==> flow/design.v <==
module solver (
    input clk,
    input reset,
    input insert,
    input advance,
    input [3:0] value,
    output [40:0] solution
);
(* mem2reg *)
reg [40:0] counts [9];
assign solution =
    counts[0] + counts[1] + counts[2]
    + counts[3] + counts[4] + counts[5]
    + counts[6] + counts[7] + counts[8];
always @(posedge clk) begin
    if (reset) begin
        for (integer i = 0; i < 9; i = i + 1) begin
            counts[i] <= 0;
        end
    end if (insert) begin
        counts[value] <= counts[value] + 1;
    end if (advance) begin
        for (integer i = 1; i < 7; i = i + 1) begin
            counts[i - 1] <= counts[i];
        end
        counts[6] <= counts[7] + counts[0];
        counts[7] <= counts[8];
        counts[8] <= counts[0];
    end
end
endmodule
; ---- Step by step through the tools: solver
; Module solver before and after one edit of its RTL, step after step.
; "before" refers to lines of the RTL above, "after" to lines of the edited file.
; "change": "after" minus "before" as printed here.
; Library cell names are shortened.
; The mark n/a stands for no value.
[design]
design = solver
clock_port = clk
lib = sky130hd
pvt_corner = tt_025C_1v80

; ---- Edit of the RTL
; The edit as a unified diff against the file above.
; The edited RTL no longer does the same as the RTL above: the edit was made by script, with no optimisation intended.
; begin of diff
@@ -19,5 +19,5 @@
         end
     end if (insert) begin
-        counts[value] <= counts[value] + 1;
+        counts[value] <= counts[value] - 1;
     end if (advance) begin
         for (integer i = 1; i < 7; i = i + 1) begin
; end of diff

; ---- Elaborated design
; Yosys after proc, flatten, opt, wreduce and memory -nomap, before mapping. Enables and synchronous resets that opt folds into registers are not counted as muxes. Print and check cells are not counted. Equal cells are merged and count once.
[word_totals]
columns = element, before, after, change
row1 = regBits, 369, 369, 0
[classes]
columns = element, before, after, change
row1 = n_eq, 8, 8, 0
row2 = n_reduce_logical, 1, 1, 0
row3 = add_sub_neg, 10, 10, 0
row4 = muxes, 38, 38, 0
[op_table]
columns = operator, before, after, change
row1 = 41-bit by 1-bit adder with 41-bit output (second input constant), 1, 0, -1
row2 = 41-bit by 1-bit subtractor with 41-bit output (second input constant), 0, 1, 1
row3 = 41-bit 2-to-1 mux, 37, 37, 0
row4 = 41-bit adder, 9, 9, 0
row5 = 4-bit by 3-bit equality test with 1-bit output (second input constant), 4, 4, 0
row6 = 4-bit by 2-bit equality test with 1-bit output (second input constant), 2, 2, 0
row7 = 4-bit by 1-bit equality test with 1-bit output (second input constant), 1, 1, 0
row8 = 4-bit equality test (second input constant), 1, 1, 0
row9 = 4-bit logical NOT, 1, 1, 0
row10 = 41-bit case mux with 9-bit select, 1, 1, 0

; ---- Depth
; Depth = most cells in a row (Yosys ltp): at word level without a register or memory, in the mapped netlist without a sequential cell, where the memories' decode and read muxes count.
[depth]
columns = element, before, after, change
row1 = word_depth, 8, 8, 0
row2 = ABC_AREA, 0, 0, n/a
row3 = ltp_mapped, 20, 19, -1
row4 = ltp_nobuf, 20, 19, -1

; ---- Netlist
; Yosys stat after the flow's synthesis: flattened, memories mapped to cells. It holds for the ABC_AREA given above (unset counts as 0); a run with the other value may have another netlist.
[types]
columns = cell, before, after, change
row1 = a22oi_1, 114, 174, 60
row2 = o21ai_0, 221, 267, 46
row3 = a21oi_1, 261, 216, -45
row4 = nand2_1, 267, 224, -43
row5 = and3_1, 104, 66, -38
row6 = a21o_1, 37, 71, 34
row7 = a211oi_1, 78, 49, -29
row8 = nor4_1, 3, 29, 26
row9 = mux2i_1, 22, 47, 25
row10 = nand4b_1, 7, 28, 21
row11 = nand3_1, 73, 53, -20
row12 = or4bb_1, 6, 26, 20
row13 = inv_1, 380, 399, 19
row14 = clkbuf_1, 180, 199, 19
row15 = o21ai_1, 28, 10, -18
row16 = a2bb2oi_1, 39, 22, -17
row17 = o211ai_1, 24, 9, -15
row18 = o21a_1, 18, 3, -15
; Not every row of either side is listed.
[mapped]
columns = element, before, after, change
row1 = cell_count, 3480, 3496, 16
row2 = sequential_area_um2, 7387.1, 7387.1, 0.0
row3 = ffs, 369, 369, 0
row4 = area_um2, 30037.6, 30056.3, 18.7
row5 = n_buf, 241, 248, 7

; ---- Worst setup path after synthesis
; OpenSTA on the mapped netlist: ideal clock, no wires. The path of least setup slack (recovery checks aside). Input and output delay are each 20% of the period. Register names are those of the netlist, which keeps one name where synthesis merged equal registers.
[synth_timing]
columns = element, before, after, change
row1 = path_kind, register to output, register to output, n/a
row2 = start, register counts[0][2], register counts[0][2], n/a
row3 = end, output port solution[40], output port solution[38], n/a
row4 = t_first_pin_ns, 0.000, 0.000, 0.000
row5 = clock_period_ns, 9.0, 9.0, 0.0
row6 = delay_ns, 5.359, 5.312, -0.047
row7 = n_path_buf, 0, 0, 0
row8 = setup_slack_ns, 1.841, 1.888, 0.047
row9 = output_delay_ns, 1.800, 1.800, 0.000
row10 = t_arrival_ns, 5.359, 5.312, -0.047
row11 = driving_pins, 21, 20, -1
row12 = period_less_setup_slack_ns, 7.159, 7.112, -0.047
; "delay_ns" is the arrival time less input delay plus setup time.
; A path that ends at an output port has no setup time.
; "driving_pins" counts driving pins, that of a launching flip-flop among them; a cell with two outputs on the path counts twice.
; "period_less_setup_slack_ns" is the clock period less the worst setup slack; recovery checks do not enter. This is arithmetic on one report: input and output delays are still those of the set period (20% each).
; The rows between start and end are the longest chain of elaborated cells between them; the timing report does not say that the signal goes this way. Where chains are equally long, one stands for them.
; A line is the first line of the expression or statement that the cell stems from. Yosys adds cells for indexed reads and writes and turns some case tables into memories.
; At most two assigning lines are given for a register; there are more.
[synth_via_before]
path_cell_list = dfxtp_1 inv_1 fa_1 inv_1 fa_1 fa_1 inv_1 fa_1 inv_1 ha_1 fa_1 a211oi_1 o21bai_1 nor2_1 o41ai_1 a31oi_1 o41ai_1 a211o_1 a31o_2 a31oi_1 xnor2_1
elab_chain_cells = 8
[synth_lines_before]
columns = element, line_no
row1 = "start, declared", 10  ; reg [40:0] counts [9];
row2 = "start, assigned", 21  ; counts[value] <= counts[value] + 1;
row3 = "start, assigned", 24  ; counts[i - 1] <= counts[i];
row4 = 41-bit adder (8 in a row), 12  ; counts[0] + counts[1] + counts[2]
row5 = "end, declared", 7  ; output [40:0] solution
[synth_via_after]
path_cell_list = dfxtp_1 inv_1 fa_1 inv_1 fa_1 fa_1 inv_1 fa_1 inv_1 ha_1 fa_1 a21o_1 a21oi_1 o21ai_0 a311oi_1 o21bai_1 a211oi_1 nor3_1 o41ai_1 xnor2_1
elab_chain_cells = 8
[synth_lines_after]
columns = element, line_no
row1 = "start, declared", 10  ; reg [40:0] counts [9];
row2 = "start, assigned", 21  ; counts[value] <= counts[value] - 1;
row3 = "start, assigned", 24  ; counts[i - 1] <= counts[i];
row4 = 41-bit adder (8 in a row), 12  ; counts[0] + counts[1] + counts[2]
row5 = "end, declared", 7  ; output [40:0] solution

; ---- Timing after layout
; From the final timing report of the runs of pair 1: the path of least setup slack in the routed layout; clock arrival at registers is part of the times.
[layout_timing]
columns = element, before, after, change
row1 = path_kind, register to output, register to output, n/a
row2 = start, register counts[0][2], register counts[0][3], n/a
row3 = end, output port solution[40], output port solution[33], n/a
row4 = n_path_buf, 3, 1, -2
row5 = clock_period_ns, 9.0, 9.0, 0.0
row6 = t_first_pin_ns, 0.59, 0.60, 0.01
row7 = setup_slack_ns, 0.31, 0.32, 0.01
row8 = t_arrival_ns, 6.89, 6.88, -0.01
row9 = output_delay_ns, 1.80, 1.80, 0.00
row10 = driving_pins, 24, 20, -4
; The rows between start and end are the longest chain of elaborated cells between them; the timing report does not say that the signal goes this way. Where chains are equally long, one stands for them.
; At most two assigning lines are given for a register; there are more.
[layout_via_before]
path_cell_list = dfxtp_1 inv_1 fa_1 inv_1 fa_1 fa_1 inv_1 fa_1 inv_1 ha_1 fa_1 a211oi_1 o21bai_1 nor2_1 o41ai_1 buf_4 a31oi_4 o41ai_1 buf_4 a211o_1 a31o_2 a31oi_1 xnor2_1 clkdlybuf4s50_1
elab_chain_cells = 8
[layout_lines_before]
columns = element, line_no
row1 = "start, declared", 10  ; reg [40:0] counts [9];
row2 = "start, assigned", 21  ; counts[value] <= counts[value] + 1;
row3 = "start, assigned", 24  ; counts[i - 1] <= counts[i];
row4 = 41-bit adder (8 in a row), 12  ; counts[0] + counts[1] + counts[2]
row5 = "end, declared", 7  ; output [40:0] solution
[layout_via_after]
path_cell_list = dfxtp_1 inv_1 fa_1 inv_1 fa_1 fa_1 inv_1 fa_1 inv_1 ha_1 a211oi_1 o21ai_0 a41o_1 a31o_2 a211oi_1 o21ai_0 a21boi_0 o21ai_0 xor2_1 clkdlybuf4s50_1
elab_chain_cells = 8
[layout_lines_after]
columns = element, line_no
row1 = "start, declared", 10  ; reg [40:0] counts [9];
row2 = "start, assigned", 21  ; counts[value] <= counts[value] - 1;
row3 = "start, assigned", 24  ; counts[i - 1] <= counts[i];
row4 = 41-bit adder (8 in a row), 12  ; counts[0] + counts[1] + counts[2]
row5 = "end, declared", 7  ; output [40:0] solution

; ---- Layout results
; Runs of the flow (Yosys, OpenROAD) on both versions; the two runs of a pair have the same settings. The constraints put input and output delay at 20% of the set period each and load the outputs with 0.01 pF.
[flow_settings_pair_1]
CORE_UTILIZATION = 40
period_ns = 9.0
CAP_MARGIN = 20
CORE_MARGIN = 2
SLEW_MARGIN = 20
[measured_pair_1]
columns = element, before, after, change
row1 = finalCellArea_um2, 32790.2, 32946.6, 156.4
row2 = power.total_uw, 13919, 10045, -3874
row3 = setup_tns_ns, 0.000, 0.000, 0.000
row4 = achieved_clock_period_ns, 8.691, 8.679, -0.012
row5 = synth_area_um2, 30037.6, 30056.3, 18.7
row6 = die_footprint_um2, 77300.7, 77350.7, 50.0
row7 = holdWs_ns, 0.479, 0.491, 0.012
row8 = setup_ws_ns, 0.309, 0.321, 0.012
row9 = util_pct, 44.0, 44.3, 0.3
[flow_settings_pair_2]
CAP_MARGIN = 0
CORE_UTILIZATION = 37
CTS_CLUSTER_SIZE = 51
GPL_ROUTABILITY_DRIVEN = 1
PLACE_DENSITY = 0.75
SETUP_SLACK_MARGIN = 0.09
period_ns = 5.23
CORE_MARGIN = 2
SLEW_MARGIN = 20
[measured_pair_2]
columns = element, before, after, change
row1 = finalCellArea_um2, 38962.4, 38222.9, -739.5
row2 = power.total_uw, 32678, 21087, -11591
row3 = setup_tns_ns, -41.238, -38.073, 3.165
row4 = achieved_clock_period_ns, 6.924, 6.733, -0.191
row5 = synth_area_um2, 30037.6, 30056.3, 18.7
row6 = die_footprint_um2, 83477.7, 83529.7, 52.0
row7 = holdWs_ns, 0.520, 0.541, 0.021
row8 = setup_ws_ns, -1.694, -1.503, 0.191
row9 = util_pct, 48.5, 47.5, -1.0
; "achieved_clock_period_ns" is the run's clock period less its worst setup slack. It is reckoned from that one timing run; input and output delays stay at 20% of the period that was set.
; "power.total_uw" rests on the timing tool's default activity at the inputs, not on a simulated workload.
